==> flow/design.v <==
module LASER(
	CLK,
	RST,
	X,
	Y,
	C1X,
	C1Y,
	C2X,
	C2Y,
	DONE
);
input 		    CLK, RST;
input [3:0]         X, Y;
output reg	    DONE;
output reg [3:0]    C1X, C1Y, C2X, C2Y;
parameter    s_idle    = 'd0,
	     s_input   = 'd1,
	     s_circle1 = 'd2,
             s_circle2 = 'd3,
	     s_check   = 'd4,
	     s_output  = 'd5;
integer    i,j;
reg 	     map[0:15][0:15];
reg [2:0]    current_state, next_state;
reg [5:0]    cover_num1, best_num1, cover_num2, best_num2, previous_sum; 	
reg [6:0]    cnt, cnt1;
reg signed [4:0]    bias_x, bias_y;
reg signed [4:0]    cur_x, cur_y, cir1_x, cir1_y, cir2_x, cir2_y;
reg signed [4:0]    best_x1, best_y1, best_x2, best_y2;
reg signed [4:0]    last_x1, last_y1, last_x2, last_y2;
wire	convergence, search_finish, delay_flag;
wire    outside_x1, outside_y1, outside_x2, outside_y2;
wire signed[5:0]    dis1, dis2; 		
assign dis1 = (cur_x-cir1_x)*(cur_x-cir1_x) + (cur_y-cir1_y)*(cur_y-cir1_y);
assign dis2 = (cur_x-cir2_x)*(cur_x-cir2_x) + (cur_y-cir2_y)*(cur_y-cir2_y);
assign search_finish = (cnt == 'd63 && cnt1 == 'd80);
assign delay_flag = (cnt1 == 'd80);
assign convergence = (best_num1 + best_num2 <= previous_sum );
assign outside_x1 = (cir1_x + bias_x > 'd15 || cir1_x + bias_x < 0);
assign outside_y1 = (cir1_y + bias_y > 'd15 || cir1_y + bias_y < 0);
assign outside_x2 = (cir2_x + bias_x > 'd15 || cir2_x + bias_x < 0);
assign outside_y2 = (cir2_y + bias_y > 'd15 || cir2_y + bias_y < 0);
always@(posedge CLK) begin
        if(RST)	
            current_state <= s_idle;
        else	
	    current_state <= next_state;
end
always@(*) begin
        next_state = current_state;
        case(current_state)
            s_idle   : 			     next_state = s_input;
	    s_input  :  if(cnt == 'd39)	     next_state = s_circle1;
	    s_circle1:  if(search_finish)    next_state = s_circle2;
	    s_circle2:  if(search_finish)    next_state = s_check;
	    s_check  :  if(convergence)	     next_state = s_output;
	                else	             next_state = s_circle2;
	    s_output : 			     next_state = s_input;
        endcase
end
always@(posedge CLK) begin
        case(current_state)
            s_idle   :  if(RST)			       cnt <= 'd0;  
	    s_input  :  if(cnt == 'd39)		       cnt <= 'd0;
		        else 			       cnt <= cnt+1;
	    s_circle1:  if(next_state == s_circle2)    cnt <= 'd0;
		        else if(delay_flag)	       cnt <= cnt+1;
	    s_circle2:  if(next_state == s_check)      cnt <= 'd0;     
	                else if(delay_flag)	       cnt <= cnt+1;
	    s_output :				       cnt <= 'd0;					
        endcase
end
always@(posedge CLK) begin
        case(current_state)
            s_idle   :  if(RST)		  cnt1 <= 'd0;  
	    s_circle1:  if(delay_flag)    cnt1 <= 'd0;
	                else 		  cnt1 <= cnt1+1;
	    s_circle2:  if(delay_flag)	  cnt1 <= 'd0;
		        else 		  cnt1 <= cnt1+1;
	    s_output :			  cnt1 <= 'd0;
    endcase
end
always@(posedge CLK) begin
        case(current_state)
            s_idle   : if(RST)
		           for(i=0;i<16;i=i+1)
		               for(j=0;j<16;j=j+1)
		                   map[i][j] <= 'd0;
	    s_input  : map[X][Y] <= 'd1;
	    s_output : for(i=0;i<16;i=i+1)
		           for(j=0;j<16;j=j+1)
			       map[i][j] <= 'd0;		
        endcase
end
always@(posedge CLK) begin
	case(current_state)
		s_idle   : if(RST)    cur_x <= 0;
		s_circle1: 	      cur_x <= (outside_x1) ? 0 : cir1_x + bias_x;
		s_circle2:	      cur_x <= (outside_x2) ? 0 : cir2_x + bias_x;
		s_output : 	      cur_x <= 0;
	endcase
end
always@(posedge CLK) begin
	case(current_state)
		s_idle   : if(RST)    cur_y <= 0;
		s_circle1: 	      cur_y <= (outside_y1) ? 0 : cir1_y + bias_y;
		s_circle2:	      cur_y <= (outside_y2) ? 0 : cir2_y + bias_y;
		s_output : 	      cur_y <= 0;
	endcase
end
always@(posedge CLK) begin
	case(current_state)
	    s_idle   : 	if(RST)    
                            begin	
                                cir1_x <= 2; 			
                                cir1_y <= 0; 		 	
                            end
	    s_circle1:  if(delay_flag)			
			    begin	
			        if(cir1_x == 'd14)	
                                    begin	
                                        cir1_x <= 2; 			
                                        cir1_y <= cir1_y+2; 	
                                    end
			        else				
                                    begin	
                                        cir1_x <= cir1_x + 2;
				    end
			     end
			 else if(delay_flag)		
                             begin	
                                 cir1_x <= cir1_x + 2;
			     end 
	     s_check  :  if(!convergence)
		             begin   
                                 cir1_x <= best_x2;
		                 cir1_y <= best_y2;
		             end  
	     s_output :	 begin	
                             cir1_x <= 2; 			
                             cir1_y <= 0;
 			 end
	 endcase
end
always@(posedge CLK) begin
	case(current_state)
	    s_idle   : 	if(RST)					
                            begin
                                cir2_x <= 2; 			
                                cir2_y <= 0; 			
                            end
	    s_circle2:  if(delay_flag)
			    begin	
			        if(cir2_x == 'd14)	
                                    begin	
                                        cir2_x <= 2; 			
                                        cir2_y <= cir2_y+2;
                                    end
				else
				    begin
                                	cir2_x <= cir2_x + 2;
				    end
			     end
	    s_check  :  if(!convergence)
		            begin	
                                cir2_x <= 2; 			
                                cir2_y <= 0; 			
                            end
	    s_output :	
		        begin	
                            cir2_x <= 2; 			
                            cir2_y <= 0; 			
                        end
	endcase
end
always@(posedge CLK) begin
	case(current_state)
	    s_idle   :  if(RST)					
                            begin	
                                best_x1 <= 0; 
                                best_y1 <= 0; 												
                            end
	    s_circle1:  if(delay_flag)			
                            begin	
                                best_x1 <= (cover_num1 > best_num1) ? cir1_x : best_x1;
				best_y1 <= (cover_num1 > best_num1) ? cir1_y : best_y1;
                            end
	    s_check  :  if(!convergence)		
                            begin	
                                best_x1 <= best_x2;
			        best_y1 <= best_y2;										
                            end
	    s_output :							
                            begin	
                                best_x1 <= 0; 
				best_y1 <= 0; 												
                            end
	endcase
end
always@(posedge CLK) begin
	case(current_state)
            s_idle   : 	if(RST)					
                            begin
	                        best_x2 <= 0; 
				best_y2 <= 0;
 			    end
	    s_circle2:  if(delay_flag)			
                            begin
                         	best_x2 <= (cover_num2 > best_num2) ? cir2_x : best_x2;
				best_y2 <= (cover_num2 > best_num2) ? cir2_y : best_y2;
                            end 
	    s_output :	begin	
                            best_x2 <= 0; 
			    best_y2 <= 0; 	
                        end
	endcase
end
always@(posedge CLK) begin
	case(current_state)
	    s_idle   : if(RST) 					
                           bias_x <= -'d4;
	    s_circle1: if(bias_x == 'd4)
		           bias_x <= -'d4;
		       else
			   bias_x <= bias_x+1;
	    s_circle2: if(bias_x == 'd4)		
                           bias_x <= -'d4;
		       else	
			   bias_x <= bias_x+1;
	    s_output : bias_x <= -'d4;
	endcase
end
always@(posedge CLK) begin
	case(current_state)
	    s_idle   : if(RST) 					
                           bias_y <= -'d4;
	    s_circle1: if(delay_flag)			
                           bias_y <= -'d4;
		       else if(bias_x == 'd4)	
                           bias_y <= bias_y+1;	 			
	    s_circle2: if(delay_flag)			
                           bias_y <= -'d4;
		       else if(bias_x == 'd4)	
                           bias_y <= bias_y+1;	
	    s_output : bias_y <= -'d4;
	endcase
end
always@(posedge CLK) begin
	case(current_state)
	    s_idle   : if(RST) 												
                           cover_num1 <= 'd0;
	    s_circle1: if(delay_flag)										
                           cover_num1 <= 'd0;
		       else if(outside_x1 || outside_y1)					
                           cover_num1 <= cover_num1;
		       else if(dis1 <= 'sd16  && map[cur_x][cur_y] == 'd1)	
                           cover_num1 <= cover_num1+1;					 
	    s_output : 						 								
                       cover_num1 <= 'd0;
	endcase
end
always@(posedge CLK) begin
	case(current_state)
	    s_idle   : if(RST) 												
                           best_num1 <= 'd0;
	    s_circle1: if(delay_flag)										
                           best_num1 <= (cover_num1 > best_num1) ? cover_num1 : best_num1;					
	    s_check  : if(!convergence)										
                           best_num1 <= best_num2;		
	    s_output : 														
                           best_num1 <= 'd0;
	endcase
end
always@(posedge CLK) begin
	case(current_state)
	    s_idle   : if(RST) 												
                           cover_num2 <= 'd0;				
	    s_circle2: if(delay_flag)										
                           cover_num2 <= 'd0;
		       else if(outside_x2 || outside_y2)					
                           cover_num2 <= cover_num2;
		       else if(dis2 <= 'sd16  && map[cur_x][cur_y] == 'd1)	
                           cover_num2 <= (dis1 > 'sd16) ? cover_num2+1 : cover_num2;	
	    s_output : 														
                       cover_num2 <= 'd0;
	endcase
end
always@(posedge CLK) begin
	case(current_state)
	    s_idle   : if(RST) 												
                           best_num2 <= 'd0;				
	    s_circle2: if(delay_flag)										
                           best_num2 <= (cover_num2 > best_num2) ? cover_num2 : best_num2;
	    s_check	 : if(!convergence)										
                           best_num2 <= 'd0;
	    s_output : 														
                           best_num2 <= 'd0;
	endcase
end
always@(posedge CLK) begin
	case(current_state)
	    s_idle   : if(RST) 	           previous_sum <= 'd0;				
	    s_check  : if(!convergence)    previous_sum <= best_num1 + best_num2;	
	    s_output : 		           previous_sum <= 'd0;
	endcase
end
always@(posedge CLK) begin
	if(current_state == s_check && !convergence)
	begin
	    last_x1 <= best_x1;
	    last_y1 <= best_y1;
	    last_x2 <= best_x2;
	    last_y2 <= best_y2;
	end
	else if(current_state == s_output)
	begin
            last_x1 <= 'd0;
	    last_y1 <= 'd0;
	    last_x2 <= 'd0;
	    last_y2 <= 'd0;
	end
end
always@(posedge CLK) begin
	if(next_state == s_output)    DONE <= 'd1;
	else			      DONE <= 'd0;
end
always@(posedge CLK) begin
	if(next_state == s_output) 
	begin
	    C1X <= last_x1[3:0];
	    C1Y <= last_y1[3:0];
	    C2X <= last_x2[3:0];
	    C2Y <= last_y2[3:0];
	end
	else
	begin
	    C1X <= 'd0;
	    C1Y <= 'd0;
	    C2X <= 'd0;
	    C2Y <= 'd0;
	end
end
endmodule 
=== Step by step through the tools: LASER ===
Tool output for the design above, in the order of the flow.
Lines are those of the file above, counted from 1.
Not given: --

* Top module: LASER
* Clock port: CLK
* Standard-cell library: sky130hd
* Library corner: tt_025C_1v80

=== Word level ===
Yosys after proc, flatten, opt, wreduce and memory -nomap, before mapping. Memory bits, and registers merged into a memory's read port (data or address), are not among the register bits. Print and check cells are not counted.
Memory sizes are those after Yosys's memory passes, which may raise the word count (mostly to a power of two), join words into wider ones and drop unused or constant bits.

* Add/subtract/negate cells: 27
* $mul: 4
* $lt $le $gt $ge: 14
* Equal/unequal tests: 28
* Muxes and demuxes: 93
* Bitwise gates (word level): 7
* Reduce/logical cells: 35

{| class="wikitable"
|+ Operators by type and width
! cell !! number
|-
| multiplier 6 x 6 -> 6 bit || 4
|-
| 2-to-1 mux 5 bit || 26
|-
| case mux 5 bit (select 4 bit) || 6
|-
| 2-to-1 mux 6 bit || 15
|-
| 2-to-1 mux 64 bit || 1
|-
| case mux 5 bit (select 3 bit) || 4
|-
| case mux 6 bit (select 3 bit) || 3
|-
| adder 5 x 5 -> 6 bit || 8
|-
| case mux 6 bit (select 4 bit) || 2
|-
| 2-to-1 mux 7 bit || 6
|-
| 2-to-1 mux 4 bit || 10
|-
| case mux 7 bit (select 5 bit) || 1
|-
| 2-to-1 mux 32 bit || 1
|-
| case mux 4 bit (select 4 bit) || 2
|-
| AND reduction 5 bit || 5
|-
| subtractor 5 x 5 -> 6 bit || 4
|-
| < comparator 6 x 1 -> 1 bit (second input constant) || 4
|-
| > comparator 6 x 4 -> 1 bit (second input constant) || 4
|-
| case mux 7 bit (select 3 bit) || 1
|-
| adder 5 x 3 -> 5 bit (second input constant) || 4
|-
| adder 6 bit || 3
|-
| inequality test 2 bit (second input constant) || 8
|-
| AND reduction 4 bit || 4
|-
| 2-to-1 mux 16 bit || 1
|-
| 2-to-1 mux 8 bit || 2
|-
| case mux 3 bit (select 5 bit) || 1
|-
| adder 7 x 1 -> 7 bit (second input constant) || 2
|-
| == test 7 x 6 -> 1 bit (second input constant) || 2
|}

Other operator kinds: 32; their cells: 74.

* Flip-flop bits (word level): 138
* Memory bits (writable): 256
* Memories kept: 1
* Input bits: 10
* Output and inout port bits: 17
* Word-level cells: 238

{| class="wikitable"
|+ Memories
! name !! depth !! width !! line !! text
|-
| map || 256 || 1 || 23 || <nowiki>reg map[0:15][0:15];</nowiki>
|}

=== Longest topological paths ===
Depth = most cells in a row (Yosys ltp): at word level without a register or memory, in the mapped netlist without a sequential cell, where the memories' decode and read muxes count.

* Depth in word-level cells: 9
* ABC_AREA: 0
* Depth in mapped cells: 25
* Depth with buffers taken out: 25

=== After synthesis ===
The flow's flattened synthesis, as Yosys stat reports it; memories are mapped. The netlist is that of the ABC_AREA named above (0 if unset); the other value can give another one.
The area totals of this step are shown rounded.

{| class="wikitable"
|+ Cells by type
! type !! number !! area in all (µm²)
|-
| sky130_fd_sc_hd__dfxtp_1 || 278 || 5.57E+03
|-
| sky130_fd_sc_hd__edfxtp_1 || 106 || 3.18E+03
|-
| sky130_fd_sc_hd__mux4_2 || 60 || 1.35E+03
|-
| sky130_fd_sc_hd__o21ai_0 || 248 || 1,241.19
|-
| sky130_fd_sc_hd__ha_1 || 94 || 1.18E+03
|-
| sky130_fd_sc_hd__nand2_1 || 313 || 1.17E+03
|-
| sky130_fd_sc_hd__xnor2_1 || 55 || 481.712
|-
| sky130_fd_sc_hd__fa_1 || 20 || 400.384
|-
| sky130_fd_sc_hd__a22o_1 || 39 || 341.578
|-
| sky130_fd_sc_hd__inv_1 || 80 || 300.288
|-
| sky130_fd_sc_hd__nor2_1 || 78 || 292.781
|-
| sky130_fd_sc_hd__clkbuf_1 || 76 || 285.274
|-
| sky130_fd_sc_hd__and2_1 || 38 || 237.728
|-
| sky130_fd_sc_hd__and3_1 || 28 || 175.168
|-
| sky130_fd_sc_hd__a21oi_1 || 32 || 160.154
|-
| sky130_fd_sc_hd__nand3_1 || 32 || 160.154
|-
| sky130_fd_sc_hd__xor2_1 || 17 || 148.893
|-
| sky130_fd_sc_hd__nor2b_1 || 17 || 106.352
|}

Not listed: further types 53, cells in them 200.

* Standard cells after synthesis: 1,811
* Chip area (Yosys): 18,400 µm²
* Area of sequential cells: 8,750 µm²
* Flip-flops: 384
* Buffers: 106

=== Path before layout ===
OpenSTA on the mapped netlist: ideal clock, no wires. The path of least setup slack (recovery checks aside). Input and output delay are each 20% of the period. Register names are those of the netlist, which keeps one name where synthesis merged equal registers.

* Kind: register -> register
* From: register cur_x[1]
* To: register cover_num1[0]
* Period: 6.0 ns
* Setup time: 0.360 ns
* Time at the first pin: 0.000 ns
* Data arrival time: 5.152 ns
* Data required time: 5.640 ns
* Slack: 0.488 ns
* Path delay: 5.512 ns
* Stages on the path: 22
* Path buffers: 0
* Period reached after synthesis: 5.512 ns

"path delay" is the arrival time less input delay plus setup time.
"stages on the path": output pins that drive a net of the path, with the launching flip-flop's if there is one; two outputs of one cell count as two.
"period reached after synthesis" is the clock period less the worst setup slack; recovery checks do not enter. This is arithmetic on one report: input and output delays are still those of the set period (20% each).
Between the ends stands the longest chain of elaborated cells between them, by number of cells; it is not shown to be the way that was timed. Of several equally long chains one is given.
A line is the first line of the expression or statement that the cell stems from. Yosys adds cells for indexed reads and writes and turns some case tables into memories.
A register here has more assigning lines than the two given.
The path ends at the enable pin of a flip-flop; only ways to that pin are counted.

* Cell sequence: sky130_fd_sc_hd__edfxtp_1 > sky130_fd_sc_hd__fa_1 > sky130_fd_sc_hd__a21o_1 > sky130_fd_sc_hd__a21oi_1 > sky130_fd_sc_hd__xnor2_1 > sky130_fd_sc_hd__nand2_1 > sky130_fd_sc_hd__fa_1 > sky130_fd_sc_hd__inv_1 > sky130_fd_sc_hd__ha_1 > sky130_fd_sc_hd__fa_1 > sky130_fd_sc_hd__ha_1 > sky130_fd_sc_hd__inv_1 > sky130_fd_sc_hd__fa_1 > sky130_fd_sc_hd__inv_1 > sky130_fd_sc_hd__ha_1 > sky130_fd_sc_hd__xnor2_1 > sky130_fd_sc_hd__xnor2_1 > sky130_fd_sc_hd__xnor2_1 > sky130_fd_sc_hd__xnor2_1 > sky130_fd_sc_hd__nor2_1 > sky130_fd_sc_hd__or3_1 > sky130_fd_sc_hd__o21bai_1
* Length of the longest elaborated chain: 7
* Elaborated cells on any way between the ends: 9
* Classes of those cells: 3 x add/sub; 1 x mul; 1 x compare; 1 x eq/ne; 2 x reduce/logical; 1 x memory

{| class="wikitable"
|+ RTL lines, path after synthesis
! what !! line !! text
|-
| start, declared || 28 || <nowiki>reg signed [4:0]    cur_x, cur_y, cir1_x, cir1_y, cir2_x, cir2_y;</nowiki>
|-
| start, assigned || 98 || <nowiki>s_circle1: cur_x <= (outside_x1) ? 0 : cir1_x + bias_x;</nowiki>
|-
| start, assigned || 99 || <nowiki>s_circle2: cur_x <= (outside_x2) ? 0 : cir2_x + bias_x;</nowiki>
|-
| subtractor 5 x 5 -> 6 bit || 34 || <nowiki>assign dis1 = (cur_x-cir1_x)*(cur_x-cir1_x) + (cur_y-cir1_y)*(cur_y-cir1_y);</nowiki>
|-
| multiplier 6 x 6 -> 6 bit || 34 ||
|-
| adder 6 bit || 34 ||
|-
| less-or-equal comparator 6 bit || 256 || <nowiki>else if(dis1 <= 'sd16 && map[cur_x][cur_y] == 'd1)</nowiki>
|-
| logical AND 1 bit || 256 ||
|-
| inequality test 3 bit || -- ||
|-
| AND reduction 4 bit || -- ||
|-
| end, assigned || 255 || <nowiki>cover_num1 <= cover_num1;</nowiki>
|-
| end, assigned || 257 || <nowiki>cover_num1 <= cover_num1+1;</nowiki>
|-
| end, declared || 25 ||
|}

=== Timing after layout ===
From the final timing report of run 4: the path of least setup slack in the routed layout; clock arrival at registers is part of the times.

* Kind: register -> register
* From: register cur_x[1]
* To: register cover_num1[3]
* Period: 5.3 ns
* Setup time: 0.31 ns
* Time at the first pin: 0.53 ns
* Data arrival time: 5.76 ns
* Data required time: 5.52 ns
* Slack: -0.24 ns
* Stages on the path: 23
* Path buffers: 1

Between the ends stands the longest chain of elaborated cells between them, by number of cells; it is not shown to be the way that was timed. Of several equally long chains one is given.
A register here has more assigning lines than the two given.
The path ends at the enable pin of a flip-flop; only ways to that pin are counted.

* Cell sequence: sky130_fd_sc_hd__edfxtp_1 > sky130_fd_sc_hd__buf_6 > sky130_fd_sc_hd__fa_2 > sky130_fd_sc_hd__a21o_1 > sky130_fd_sc_hd__a21oi_2 > sky130_fd_sc_hd__xnor2_1 > sky130_fd_sc_hd__nand2_1 > sky130_fd_sc_hd__fa_1 > sky130_fd_sc_hd__inv_2 > sky130_fd_sc_hd__ha_4 > sky130_fd_sc_hd__fa_1 > sky130_fd_sc_hd__ha_4 > sky130_fd_sc_hd__inv_2 > sky130_fd_sc_hd__fa_1 > sky130_fd_sc_hd__inv_1 > sky130_fd_sc_hd__ha_2 > sky130_fd_sc_hd__xnor2_2 > sky130_fd_sc_hd__xnor2_1 > sky130_fd_sc_hd__xnor2_1 > sky130_fd_sc_hd__xnor2_1 > sky130_fd_sc_hd__nor2_1 > sky130_fd_sc_hd__or3_4 > sky130_fd_sc_hd__o21bai_4
* Length of the longest elaborated chain: 7
* Elaborated cells on any way between the ends: 9
* Classes of those cells: 3 x add/sub; 1 x mul; 1 x compare; 1 x eq/ne; 2 x reduce/logical; 1 x memory

{| class="wikitable"
|+ RTL lines, path post-layout
! what !! line !! text
|-
| start, declared || 28 || <nowiki>reg signed [4:0]    cur_x, cur_y, cir1_x, cir1_y, cir2_x, cir2_y;</nowiki>
|-
| start, assigned || 98 || <nowiki>s_circle1: cur_x <= (outside_x1) ? 0 : cir1_x + bias_x;</nowiki>
|-
| start, assigned || 99 || <nowiki>s_circle2: cur_x <= (outside_x2) ? 0 : cir2_x + bias_x;</nowiki>
|-
| subtractor 5 x 5 -> 6 bit || 34 || <nowiki>assign dis1 = (cur_x-cir1_x)*(cur_x-cir1_x) + (cur_y-cir1_y)*(cur_y-cir1_y);</nowiki>
|-
| multiplier 6 x 6 -> 6 bit || 34 ||
|-
| adder 6 bit || 34 ||
|-
| less-or-equal comparator 6 bit || 256 || <nowiki>else if(dis1 <= 'sd16 && map[cur_x][cur_y] == 'd1)</nowiki>
|-
| logical AND 1 bit || 256 ||
|-
| inequality test 3 bit || -- ||
|-
| AND reduction 4 bit || -- ||
|-
| end, assigned || 255 || <nowiki>cover_num1 <= cover_num1;</nowiki>
|-
| end, assigned || 257 || <nowiki>cover_num1 <= cover_num1+1;</nowiki>
|-
| end, declared || 25 ||
|}

FLOW RESULTS
============

Top module LASER; platform sky130hd; tools Yosys and OpenROAD; 6 stored runs in no particular order. Input and output delays are each 20% of the period that was set; the output load is 0.01 pF.
By "period reached" is meant the clock period of the run minus its worst setup slack. This is arithmetic on one report: input and output delays are still those of the set period (20% each).
"allowed time less slack (worst setup path)": the worst setup path's part of the clock period (all of it between registers, 20% less for each end at a port) less its slack. A launch clock that arrives late makes it longer, a capture clock that arrives late makes it shorter.
The results are shown rounded.

=== Run 1 ===
{| class="wikitable"
! Setting !! Value
|-
| CAP_MARGIN || 0
|-
| CELL_PAD_IN_SITES_GLOBAL_PLACEMENT || 3
|-
| CORE_UTILIZATION || 63
|-
| CTS_CLUSTER_DIAMETER || 288
|-
| CTS_CLUSTER_SIZE || 77
|-
| GPL_TIMING_DRIVEN || 0
|-
| HOLD_SLACK_MARGIN || 0.26
|-
| PLACE_DENSITY_LB_ADDON || 0.28
|-
| period_ns || 5.86
|-
| CORE_MARGIN || 2
|-
| SLEW_MARGIN || 20
|}
Not finished: placement ended with error FLW-0024.

=== Run 2 ===
{| class="wikitable"
! Setting !! Value
|-
| CAP_MARGIN || 20
|-
| CELL_PAD_IN_SITES_DETAIL_PLACEMENT || 2
|-
| CELL_PAD_IN_SITES_GLOBAL_PLACEMENT || 3
|-
| CORE_UTILIZATION || 51
|-
| CTS_CLUSTER_SIZE || 18
|-
| GPL_ROUTABILITY_DRIVEN || 0
|-
| GPL_TIMING_DRIVEN || 1
|-
| MAX_ROUTING_LAYER || met5
|-
| PLACE_DENSITY || 0.54
|-
| SETUP_SLACK_MARGIN || 0.68
|-
| SLEW_MARGIN || 0
|-
| TNS_END_PERCENT || 60
|-
| period_ns || 3.28
|-
| CORE_MARGIN || 2
|}
Not finished: placement ended with error GPL-0301.

=== Run 3 ===
{| class="wikitable"
! Setting !! Value
|-
| ABC_AREA || 0
|-
| CAP_MARGIN || 25
|-
| CELL_PAD_IN_SITES_DETAIL_PLACEMENT || 1
|-
| CELL_PAD_IN_SITES_GLOBAL_PLACEMENT || 0
|-
| CORE_ASPECT_RATIO || 1.0
|-
| CORE_MARGIN || 6
|-
| CORE_UTILIZATION || 70
|-
| CTS_CLUSTER_DIAMETER || 161
|-
| CTS_CLUSTER_SIZE || 59
|-
| GPL_TIMING_DRIVEN || 1
|-
| HOLD_SLACK_MARGIN || 0.23
|-
| MAX_ROUTING_LAYER || met4
|-
| PLACE_DENSITY_LB_ADDON || 0.09
|-
| SETUP_SLACK_MARGIN || 0.53
|-
| TNS_END_PERCENT || 65
|-
| period_ns || 5.3
|-
| SLEW_MARGIN || 20
|}
Not finished: clock tree synthesis ended with error DPL-0033.

=== Run 4 ===
{| class="wikitable"
! Setting !! Value
|-
| ABC_AREA || 0
|-
| CELL_PAD_IN_SITES_DETAIL_PLACEMENT || 0
|-
| CELL_PAD_IN_SITES_GLOBAL_PLACEMENT || 0
|-
| CORE_ASPECT_RATIO || 1.0
|-
| CORE_UTILIZATION || 70
|-
| GPL_TIMING_DRIVEN || 1
|-
| PLACE_DENSITY_LB_ADDON || 0.09
|-
| SETUP_SLACK_MARGIN || -0.0
|-
| TNS_END_PERCENT || 65
|-
| period_ns || 5.3
|-
| CAP_MARGIN || 20
|-
| CORE_MARGIN || 2
|-
| SLEW_MARGIN || 20
|-
! Result !! Value
|-
| Post-synthesis cell area || 18,400 µm²
|-
| Die footprint || 27,600 µm²
|-
| Post-route utilization || 78.5%
|-
| Smallest setup slack || -0.240 ns
|-
| Lowest hold slack || 0.448 ns
|-
| Period reached || 5.540 ns
|-
| Allowed time less slack (worst setup path) || 5.54 ns
|-
| Kind of the worst setup path || register -> register
|}

=== Run 5 ===
{| class="wikitable"
! Setting !! Value
|-
| CELL_PAD_IN_SITES_DETAIL_PLACEMENT || 2
|-
| CELL_PAD_IN_SITES_GLOBAL_PLACEMENT || 0
|-
| CORE_MARGIN || 10
|-
| CORE_UTILIZATION || 58
|-
| CTS_CLUSTER_SIZE || 64
|-
| PLACE_DENSITY_LB_ADDON || 0.12
|-
| SLEW_MARGIN || 35
|-
| period_ns || 6.73
|-
| CAP_MARGIN || 20
|}
Not finished: placement ended with error DPL-0033.

=== Run 6 ===
{| class="wikitable"
! Setting !! Value
|-
| ABC_AREA || 1
|-
| CAP_MARGIN || 25
|-
| CELL_PAD_IN_SITES_DETAIL_PLACEMENT || 1
|-
| CELL_PAD_IN_SITES_GLOBAL_PLACEMENT || 1
|-
| CORE_ASPECT_RATIO || 1.0
|-
| CORE_MARGIN || 6
|-
| CORE_UTILIZATION || 70
|-
| CTS_CLUSTER_DIAMETER || 161
|-
| CTS_CLUSTER_SIZE || 59
|-
| GPL_ROUTABILITY_DRIVEN || 1
|-
| GPL_TIMING_DRIVEN || 1
|-
| HOLD_SLACK_MARGIN || 0.23
|-
| MAX_ROUTING_LAYER || met4
|-
| PLACE_DENSITY_LB_ADDON || 0.09
|-
| SETUP_SLACK_MARGIN || -0.25
|-
| TNS_END_PERCENT || 65
|-
| period_ns || 3.51
|-
| SLEW_MARGIN || 20
|}
Not finished: placement ended with error FLW-0024.
